==> flow/design.v <==
module walker( 
   va_rdy_o, pa_o, pa_vld_o, pa_fault_o, pw_c_va_o, pw_c_vld_o,
   l1_va_o, l1_cancel_o, l1_va_vld_o, ch_va_o, ch_va_vld_o, stall_o,
   clk_i, resetn_i, va_i, va_vld_i, pw_c_pa_i, l1_pa_i, l1_pa_vld_i,
   ch_fault_i, stall_i
   );
   input logic clk_i;   
   input logic resetn_i;
   input logic [31:0] va_i;
   input logic        va_vld_i;
   output logic       va_rdy_o;
   output logic[27:0] pa_o;
   output logic       pa_vld_o;
   output logic       pa_fault_o;
   output logic [31:0] pw_c_va_o;
   output logic        pw_c_vld_o;
   input logic [15:0]  pw_c_pa_i;
   output logic[27:0] l1_va_o;
   output logic       l1_cancel_o;
   output logic       l1_va_vld_o;
   input logic [31:0] l1_pa_i;
   input logic        l1_pa_vld_i;
   output logic[27:0] ch_va_o;
   output logic       ch_va_vld_o;
   input logic        ch_fault_i;
   output logic       stall_o;
   input logic        stall_i;
   logic [31:0] va_reg;
   logic [3:0]  pw00_03_va_vld_reg;
   logic        ld05_va_vld_reg;
   logic        cancel_fault_reg;
   logic [27:0] ld_va_reg;
   logic        va_rdy_reg;
   assign pw_c_va_o = va_reg;
   assign pw_c_vld_o = pw00_03_va_vld_reg[0];
   always_ff@(posedge clk_i)
   begin
      if (!resetn_i)
      begin
	 va_reg <= 32'h0;
	 pw00_03_va_vld_reg <= 4'h0;
	 ld_va_reg <= 28'h0;
      end
      else
      begin
	 if (!stall_o && !stall_i)
	 begin
	    if (va_vld_i && va_rdy_o) 
	    begin
	       va_reg <= va_i;
	    end
	    pw00_03_va_vld_reg[3:0] <= {pw00_03_va_vld_reg[2:0], va_vld_i && va_rdy_o};
	    ld_va_reg <= {pw_c_pa_i, va_reg[11:0]};	    
	 end
      end
   end
   assign va_rdy_o = va_rdy_reg || (pw00_03_va_vld_reg[3] && !stall_o && !stall_i);
   always @(posedge clk_i)
   begin
      if (!resetn_i)		 
	va_rdy_reg <= 1'b1;
      else
	begin	    
	   if (va_vld_i && (va_rdy_reg || va_rdy_o)) 
	     va_rdy_reg <= 1'b0;
	   else if (!va_rdy_reg && va_rdy_o)
	     va_rdy_reg <= 1'b1;
	end
   end
   assign l1_va_o     = ld_va_reg;
   assign l1_va_vld_o = pw00_03_va_vld_reg[2] && !stall_i;
   assign ch_va_o = ld_va_reg;
   assign ch_va_vld_o = pw00_03_va_vld_reg[2] && !stall_i;
   assign l1_cancel_o = ch_fault_i && !cancel_fault_reg && pw00_03_va_vld_reg[3];
   always@(posedge clk_i)
   begin
      if (!resetn_i)
      begin
	 cancel_fault_reg <= 1'b0;	 
	 ld05_va_vld_reg <= 1'b0;
      end
      else
      begin
	 if (!stall_o && !stall_i) 
	 begin	 
	    ld05_va_vld_reg <= pw00_03_va_vld_reg[3];
	 end
	 if (pw00_03_va_vld_reg[3])
	   cancel_fault_reg <= l1_cancel_o;
	 else if (cancel_fault_reg && l1_pa_vld_i && !stall_i)
	   cancel_fault_reg <= 1'b0;
      end
   end
   assign stall_o = !ch_fault_i && !l1_pa_vld_i && pw00_03_va_vld_reg[3]; 
   assign pa_o = {va_reg[31:16],l1_pa_i[11:0]};
   assign pa_vld_o = (l1_pa_vld_i || cancel_fault_reg) && pw00_03_va_vld_reg[3];
   assign pa_fault_o = cancel_fault_reg;
endmodule
module PWU 
( 
   va_rdy_o, pa_o, pa_vld_o, pa_fault_o, pw_c_va_o, pw_c_vld_o,
   l1_va_o, l1_cancel_o, l1_va_vld_o, ch_va_o, ch_va_vld_o,
   clk_i, resetn_i, va_i, va_vld_i, pa_rdy_i, pw_c_pa_i, l1_pa_i,
   l1_pa_vld_i, ch_fault_i
   );
   input logic clk_i;   
   input logic resetn_i;
   input logic [31:0] va_i;
   input logic        va_vld_i;
   output logic       va_rdy_o;
   output logic[27:0] pa_o;
   output logic       pa_vld_o;
   output logic       pa_fault_o;
   input logic        pa_rdy_i;
   output logic [31:0] pw_c_va_o;
   output logic        pw_c_vld_o;
   input logic [15:0]  pw_c_pa_i;
   output logic[27:0] l1_va_o;
   output logic       l1_cancel_o;
   output logic       l1_va_vld_o;
   input logic [31:0] l1_pa_i;
   input logic        l1_pa_vld_i;
   output logic[27:0] ch_va_o;
   output logic       ch_va_vld_o;
   input logic        ch_fault_i;
   logic [1:0]      walk_sel_reg;
   logic [3:0][1:0] walk_sel_pw00_03_reg;
   logic walkers_ready_s;
   logic walkers_stall_s;
   logic [3:0]       va_rdy_s;
   logic [3:0][27:0] pa_s;
   logic [3:0]       pa_vld_s;
   logic [3:0]       pa_fault_s;
   logic [3:0][31:0] pw_c_va_s;
   logic [3:0]       pw_c_vld_s;
   logic [3:0][27:0] l1_va_s;
   logic [3:0]       l1_cancel_s;
   logic [3:0]       l1_va_vld_s;
   logic [3:0][27:0] ch_va_s;
   logic [3:0]       ch_va_vld_s;
   logic [3:0]       stall_s;
   logic [3:0]       va_vld_s;
   always_ff@(posedge clk_i)
   begin
      if (!resetn_i)
      begin
	walk_sel_reg <= 2'h0;
	 for (int i=0; i<4;i++)
	   walk_sel_pw00_03_reg[i] <= 2'h0;
      end
      else
      begin
	 if (walkers_ready_s && va_vld_i && !walkers_stall_s)
	 begin
	    walk_sel_reg <= walk_sel_reg + 1; 
	 end
	 if (!walkers_stall_s)
	 begin
	    walk_sel_pw00_03_reg <= {walk_sel_pw00_03_reg[2:0], walk_sel_reg}; 
	 end
      end      
   end
   assign walkers_ready_s = va_rdy_s != 0;
   assign va_rdy_o = walkers_ready_s;
   always_comb
   begin
      va_vld_s = 4'h1;
      for (int i=0; i<4; i++)
	if (walk_sel_reg == i[1:0])
	begin
	   va_vld_s[i] = 1'b1;
	end
   end
   assign pw_c_vld_o = pw_c_vld_s[walk_sel_pw00_03_reg[0]];
   assign pw_c_va_o  = pw_c_va_s[walk_sel_pw00_03_reg[0]];
   assign l1_va_o     = l1_va_s[walk_sel_pw00_03_reg[2]];
   assign l1_va_vld_o = l1_va_vld_s[walk_sel_pw00_03_reg[2]];
   assign ch_va_o = ch_va_s[walk_sel_pw00_03_reg[2]];
   assign ch_va_vld_o = ch_va_vld_s[walk_sel_pw00_03_reg[2]];
   assign l1_cancel_o = l1_cancel_s[walk_sel_pw00_03_reg[3]];
   assign walkers_stall_s = stall_s != 0 || (pa_vld_o && !pa_rdy_i);
   generate
      for (genvar i=0; i<4; i++)
      begin
	 walker walker_inst( 
			    .va_rdy_o		(va_rdy_s[i]),	  
			    .pa_o		(pa_s[i]),	  
			    .pa_vld_o		(pa_vld_s[i]),	  
			    .pa_fault_o		(pa_fault_s[i]),  
			    .pw_c_va_o		(pw_c_va_s[i]),	  
			    .pw_c_vld_o		(pw_c_vld_s[i]),  
			    .l1_va_o		(l1_va_s[i]),	  
			    .l1_cancel_o	(l1_cancel_s[i]),  
			    .l1_va_vld_o	(l1_va_vld_s[i]),  
			    .ch_va_o		(ch_va_s[i]),	  
			    .ch_va_vld_o	(ch_va_vld_s[i]),  
			    .stall_o		(stall_s[i]),	  
			    .clk_i		(clk_i),
			    .resetn_i		(resetn_i),
			    .va_i		(va_i[31:0]),
			    .va_vld_i		(va_vld_s[i]),	  
			    .pw_c_pa_i		(pw_c_pa_i[15:0]),
			    .l1_pa_i		(l1_pa_i[31:0]),
			    .l1_pa_vld_i	(l1_pa_vld_i),
			    .ch_fault_i		(ch_fault_i),
			    .stall_i		(walkers_stall_s));  
      end
   endgenerate
   always_ff@(posedge clk_i)
   begin
      if (!resetn_i)
      begin
	 pa_o       <= 28'h0;
	 pa_vld_o   <= 1'b0;
	 pa_fault_o <= 1'b0;
      end
      else
      begin
	 if (pa_rdy_i || (!pa_rdy_i && !pa_vld_o))
	 begin
	    pa_o       <= pa_s[walk_sel_pw00_03_reg[3]];
	    pa_vld_o   <= pa_vld_s[walk_sel_pw00_03_reg[3]];
	    pa_fault_o <= pa_fault_s[walk_sel_pw00_03_reg[3]] || l1_pa_i[31:12] != 0; 
	 end
      end
   end
endmodule
==> reports on PWU <==
======== Step by step through the tools: PWU ========
Each step is given for the RTL above and for the edited RTL.
"unedited" refers to lines of the RTL above, "edited" to lines of the edited file.
"difference" is "edited" less "unedited", of the values as shown.
Operators carry their Yosys type and port widths (W data, S select, Z words).
A cell with -- has no value.
inputs
  design top .............................. PWU
  clock input ............................. clk_i
  library ................................. sky130hd
  library corner .......................... tt_025C_1v80

======== Edit of the RTL ========
The edit as a unified diff against the file above.
The edit is scripted: it alters the design's behaviour and was not made to optimise anything.
begin of diff
@@ -55,5 +55,5 @@
       end
    end
-   assign va_rdy_o = va_rdy_reg || (pw00_03_va_vld_reg[3] && !stall_o && !stall_i);
+   assign va_rdy_o = va_rdy_reg || (pw00_03_va_vld_reg[3] && !stall_o || !stall_i);
    always @(posedge clk_i)
    begin
end of diff

======== After elaboration ========
Source: Yosys, flattened and elaborated, memories not mapped. Widths are those after wreduce. Registers that Yosys merges into a memory's read port (data or address) are not register bits. Print and check cells do not count. Equal cells are merged and count once.
cells by class
  item                              unedited  edited  difference
  shift operators                   8         8       0
  mux-type cells                    19        19      0
  reductions and logical operators  102       102     0
  add/subtract/negate cells         1         1       0
  multiply operators                2         2       0
  equal/unequal tests               3         3       0
operators by type and width
  operator             unedited  edited  difference
  $logic_and A1 B1 Y1  55        51      -4
  $logic_or A1 B1 Y1   15        19      +4
Operator kinds equal on both sides are left out: 13.
bit counts
  item                     unedited  edited  difference
  output and inout bits    123       123     0
  register bits            304       304     0
  cells after elaboration  160       160     0
  input port bits          86        86      0

======== Depth ========
Longest topological path by Yosys (ltp), each cell counted once; first at word level (registers and memories cut), then after technology mapping (sequential cells cut; the memories' decode and read muxes count).
depth
  item                          unedited  edited  difference
  depth after elaboration       11        11      0
  ABC_AREA                      0         0       --
  depth in mapped cells         9         7       -2
  mapped depth without buffers  4         4       0

======== Netlist ========
Yosys stat after the flow's synthesis: flattened, memories mapped to cells. It holds for the ABC_AREA given above (unset counts as 0); a run with the other value may have another netlist.
synthesis totals
  item                       unedited  edited    difference
  flip-flop cells            304       304       0
  buffer cells               133       134       +1
  mapped cells               1,319     1,351     +32
  chip area (Yosys) (sq um)  12,834.8  12,774.8  -60.0
cells by type
  cell                       unedited  edited  difference
  sky130_fd_sc_hd__a21oi_1   169       206     +37
  sky130_fd_sc_hd__mux2i_1   129       96      -33
  sky130_fd_sc_hd__nand2_1   441       472     +31
  sky130_fd_sc_hd__buf_4     45        38      -7
  sky130_fd_sc_hd__clkbuf_1  53        58      +5
  sky130_fd_sc_hd__nor2_1    7         12      +5
  sky130_fd_sc_hd__o21a_1    5         0       -5
  sky130_fd_sc_hd__buf_6     3         8       +5
  sky130_fd_sc_hd__buf_2     30        26      -4
  sky130_fd_sc_hd__and2_1    5         1       -4
  sky130_fd_sc_hd__a31oi_1   4         0       -4
  sky130_fd_sc_hd__nor3b_1   4         1       -3
  sky130_fd_sc_hd__nand2_4   0         3       +3
  sky130_fd_sc_hd__buf_1     2         4       +2
  sky130_fd_sc_hd__a211oi_1  0         2       +2
  sky130_fd_sc_hd__a21o_1    0         2       +2
  sky130_fd_sc_hd__o21ai_0   8         9       +1
  sky130_fd_sc_hd__nor4_1    6         5       -1
Cell types equal on both sides are left out: 10.
Not every row of either side is listed.
The figures by module come from a second, unflattened synthesis with its own total; it is not the netlist above.
second synthesis, totals
  item                                             unedited  edited    difference
  cell total of the unflattened synthesis          1,685     1,685     0
  area total of the unflattened synthesis (sq um)  16,625.9  16,641.0  +15.1
Each row is one instance without its submodules.
modules, unedited
  module  seq. area (sq um)  instances  cells  area (sq um)
  walker  1,321.3            4          335    3,052.9
  PWU     800.8              1          345    4,414.2
modules, edited
  module  seq. area (sq um)  instances  cells  area (sq um)
  walker  1,321.3            4          335    3,056.7
  PWU     800.8              1          345    4,414.2

======== Timing after synthesis ========
OpenSTA on the mapped netlist: ideal clock, no wires. The path of least setup slack (recovery checks aside). Input and output delay are each 20% of the period. Register names are those of the netlist, which keeps one name where synthesis merged equal registers.
timing post-synthesis
  item                           unedited            edited              difference
  path kind                      input to output     input to output     --
  from                           input l1_pa_vld_i   input l1_pa_vld_i   --
  to                             output l1_va_vld_o  output l1_va_vld_o  --
  setup slack (ps)               970                 1,329               +359
  arrival (ps)                   2,230               1,871               -359
  path delay (ps)                1,430               1,071               -359
  stages on the path             9                   7                   -2
  time at the first pin (ps)     800                 800                 0
  period (ps)                    4,000               4,000               0
  buffers on the path            6                   4                   -2
  data required time (ps)        3,200               3,200               0
  synthesis period reached (ps)  3,030               2,671               -359
"path delay" is the arrival time less input delay plus setup time.
A path that ends at an output port has no setup time.
"stages on the path": output pins that drive a net of the path, with the launching flip-flop's if there is one; two outputs of one cell count as two.
"synthesis period reached" = period - worst setup slack (recovery checks aside). The figure is calculated, with input and output delays left at 20% of the set period.
Between the ends stands the longest chain of elaborated cells between them, by number of cells; it is not shown to be the way that was timed. Of several equally long chains one is given.
Each line given opens the expression or statement behind the cell; cells for indexed reads and writes are added by Yosys, which also makes memories of some case tables.
on the way, post-synthesis, unedited
  path through ............................ sky130_fd_sc_hd__buf_2 -> sky130_fd_sc_hd__or2_1 -> sky130_fd_sc_hd__buf_2 -> sky130_fd_sc_hd__o21a_1 -> sky130_fd_sc_hd__buf_2 -> sky130_fd_sc_hd__buf_4 -> sky130_fd_sc_hd__buf_2 -> sky130_fd_sc_hd__and2_1 -> sky130_fd_sc_hd__buf_4
  cells in the longest elaborated chain ... 8
ends and longest elaborated chain, post-synthesis, unedited
  item                              line  source
  start, declared                   122   input logic        l1_pa_vld_i;
  $logic_not A1 Y1                  94    assign stall_o = !ch_fault_i && !l1_pa_vld_i && pw00_03_va_vld_reg[3];
  $logic_and A1 B1 Y1 (2 in a row)  94
  $reduce_bool A4 Y1                181   assign walkers_stall_s = stall_s != 0 || (pa_vld_o && !pa_rdy_i);
  $logic_or A1 B1 Y1                181
  $logic_not A1 Y1                  71    assign l1_va_vld_o = pw00_03_va_vld_reg[2] && !stall_i;
  $logic_and A1 B1 Y1               71
  $shiftx A4 B2 Y1                  177   assign l1_va_vld_o = l1_va_vld_s[walk_sel_pw00_03_reg[2]];
  end, declared                     120   output logic       l1_va_vld_o;
Nets of the timed path that keep an RTL name, with a line that drives or declares them; the list need not be complete.
named nets, post-synthesis, unedited
  net          line  source
  ch_va_vld_o  179   assign ch_va_vld_o = ch_va_vld_s[walk_sel_pw00_03_reg[2]];
on the way, post-synthesis, edited
  path through ............................ sky130_fd_sc_hd__nor2_1 -> sky130_fd_sc_hd__a21oi_2 -> sky130_fd_sc_hd__buf_4 -> sky130_fd_sc_hd__buf_6 -> sky130_fd_sc_hd__buf_4 -> sky130_fd_sc_hd__and2_1 -> sky130_fd_sc_hd__buf_4
  cells in the longest elaborated chain ... 8
ends and longest elaborated chain, post-synthesis, edited
  item                              line  source
  start, declared                   122   input logic        l1_pa_vld_i;
  $logic_not A1 Y1                  94    assign stall_o = !ch_fault_i && !l1_pa_vld_i && pw00_03_va_vld_reg[3];
  $logic_and A1 B1 Y1 (2 in a row)  94
  $reduce_bool A4 Y1                181   assign walkers_stall_s = stall_s != 0 || (pa_vld_o && !pa_rdy_i);
  $logic_or A1 B1 Y1                181
  $logic_not A1 Y1                  71    assign l1_va_vld_o = pw00_03_va_vld_reg[2] && !stall_i;
  $logic_and A1 B1 Y1               71
  $shiftx A4 B2 Y1                  177   assign l1_va_vld_o = l1_va_vld_s[walk_sel_pw00_03_reg[2]];
  end, declared                     120   output logic       l1_va_vld_o;
named nets, post-synthesis, edited
  net          line  source
  ch_va_vld_o  179   assign ch_va_vld_o = ch_va_vld_s[walk_sel_pw00_03_reg[2]];

======== Worst path after layout ========
Path of least setup slack in the final report of each run of pair A (OpenROAD, finished layout, wires in). Where an end is a register, its clock arrival counts in the times.
The path's times are printed in steps of 10 ps; the period is the one set.
timing post-layout
  item                        unedited            edited             difference
  path kind                   input to output     input to output    --
  from                        input l1_pa_vld_i   input l1_pa_vld_i  --
  to                          output ch_va_vld_o  output va_rdy_o    --
  setup slack (ps)            580                 430                -150
  period (ps)                 4,000               4,000              0
  time at the first pin (ps)  800                 800                0
  arrival (ps)                2,620               2,770              +150
  data required time (ps)     3,200               3,200              0
  stages on the path          5                   6                  +1
  buffers on the path         2                   2                  0
Between the ends stands the longest chain of elaborated cells between them, by number of cells; it is not shown to be the way that was timed. Of several equally long chains one is given.
on the way, post-layout, unedited
  path through ............................ sky130_fd_sc_hd__clkdlybuf4s50_1 -> sky130_fd_sc_hd__or2_1 -> sky130_fd_sc_hd__o21a_4 -> sky130_fd_sc_hd__and2_1 -> sky130_fd_sc_hd__clkdlybuf4s50_1
  cells in the longest elaborated chain ... 8
ends and longest elaborated chain, post-layout, unedited
  item                              line  source
  start, declared                   122   input logic        l1_pa_vld_i;
  $logic_not A1 Y1                  94    assign stall_o = !ch_fault_i && !l1_pa_vld_i && pw00_03_va_vld_reg[3];
  $logic_and A1 B1 Y1 (2 in a row)  94
  $reduce_bool A4 Y1                181   assign walkers_stall_s = stall_s != 0 || (pa_vld_o && !pa_rdy_i);
  $logic_or A1 B1 Y1                181
  $logic_not A1 Y1                  73    assign ch_va_vld_o = pw00_03_va_vld_reg[2] && !stall_i;
  $logic_and A1 B1 Y1               73
  $shiftx A4 B2 Y1                  179   assign ch_va_vld_o = ch_va_vld_s[walk_sel_pw00_03_reg[2]];
  end, declared                     124   output logic       ch_va_vld_o;
on the way, post-layout, edited
  path through ............................ sky130_fd_sc_hd__clkdlybuf4s50_1 -> sky130_fd_sc_hd__nor2_1 -> sky130_fd_sc_hd__a21oi_4 -> sky130_fd_sc_hd__a211oi_1 -> sky130_fd_sc_hd__o2111ai_1 -> sky130_fd_sc_hd__clkdlybuf4s50_1
  cells in the longest elaborated chain ... 9
ends and longest elaborated chain, post-layout, edited
  item                              line  source
  start, declared                   122   input logic        l1_pa_vld_i;
  $logic_not A1 Y1                  94    assign stall_o = !ch_fault_i && !l1_pa_vld_i && pw00_03_va_vld_reg[3];
  $logic_and A1 B1 Y1 (2 in a row)  94
  $reduce_bool A4 Y1                181   assign walkers_stall_s = stall_s != 0 || (pa_vld_o && !pa_rdy_i);
  $logic_or A1 B1 Y1                181
  $logic_not A1 Y1                  57    assign va_rdy_o = va_rdy_reg || (pw00_03_va_vld_reg[3] && !stall_o || !stall_i);
  $logic_or A1 B1 Y1 (2 in a row)   57
  $reduce_bool A4 Y1                163   assign walkers_ready_s = va_rdy_s != 0;
  end, declared                     110   output logic       va_rdy_o;

======== Layout results ========
Both versions went through the flow (Yosys, OpenROAD) with the same settings in each pair. Constraints: input delay and output delay 20% of the set period each, output load 0.01 pF.
flow settings, pair A
  CORE_UTILIZATION ........................ 40
  period_ns ............................... 4.0
  CAP_MARGIN .............................. 20
  CORE_MARGIN ............................. 2
  SLEW_MARGIN ............................. 20
measured results, pair A
  item                                       unedited  edited    difference
  total power after layout (µW)              7,344     7,328     -16
  post-route worst hold slack (ps)           445       448       +3
  final design utilization (%)               51.2      50.8      -0.4
  chip area after synthesis (Yosys) (sq um)  12,834.8  12,774.8  -60.0
  reached clock period (ps)                  3,425     3,572     +147
  full die area (sq um)                      33,536.6  33,382.9  -153.7
  setup TNS (ps)                             0         0         0
  std-cell area (final layout) (sq um)       16,153.0  15,997.8  -155.2
  lowest setup slack (ps)                    575       428       -147
flow settings, pair B
  ABC_AREA ................................ 0
  CELL_PAD_IN_SITES_DETAIL_PLACEMENT ...... 2
  CELL_PAD_IN_SITES_GLOBAL_PLACEMENT ...... 1
  CORE_ASPECT_RATIO ....................... 1.91
  CORE_UTILIZATION ........................ 19
  GPL_TIMING_DRIVEN ....................... 1
  HOLD_SLACK_MARGIN ....................... 0.26
  PLACE_DENSITY_LB_ADDON .................. 0.11
  SETUP_SLACK_MARGIN ...................... 0.02
  TNS_END_PERCENT ......................... 15
  period_ns ............................... 2.74
  CAP_MARGIN .............................. 20
  CORE_MARGIN ............................. 2
  SLEW_MARGIN ............................. 20
measured results, pair B
  item                                       unedited  edited    difference
  total power after layout (µW)              10,626    10,985    +359
  post-route worst hold slack (ps)           449       452       +3
  final design utilization (%)               25.6      25.7      +0.1
  chip area after synthesis (Yosys) (sq um)  12,834.8  12,774.8  -60.0
  reached clock period (ps)                  2,636     2,699     +63
  full die area (sq um)                      69,756.2  69,434.5  -321.7
  setup TNS (ps)                             0         0         0
  std-cell area (final layout) (sq um)       17,113.9  17,176.5  +62.6
  lowest setup slack (ps)                    104       41        -63
"reached clock period" means the clock period less the worst setup slack. The figure is calculated, with input and output delays left at 20% of the set period.
"total power after layout": no workload was simulated; the value follows from the tool's default switching activity.
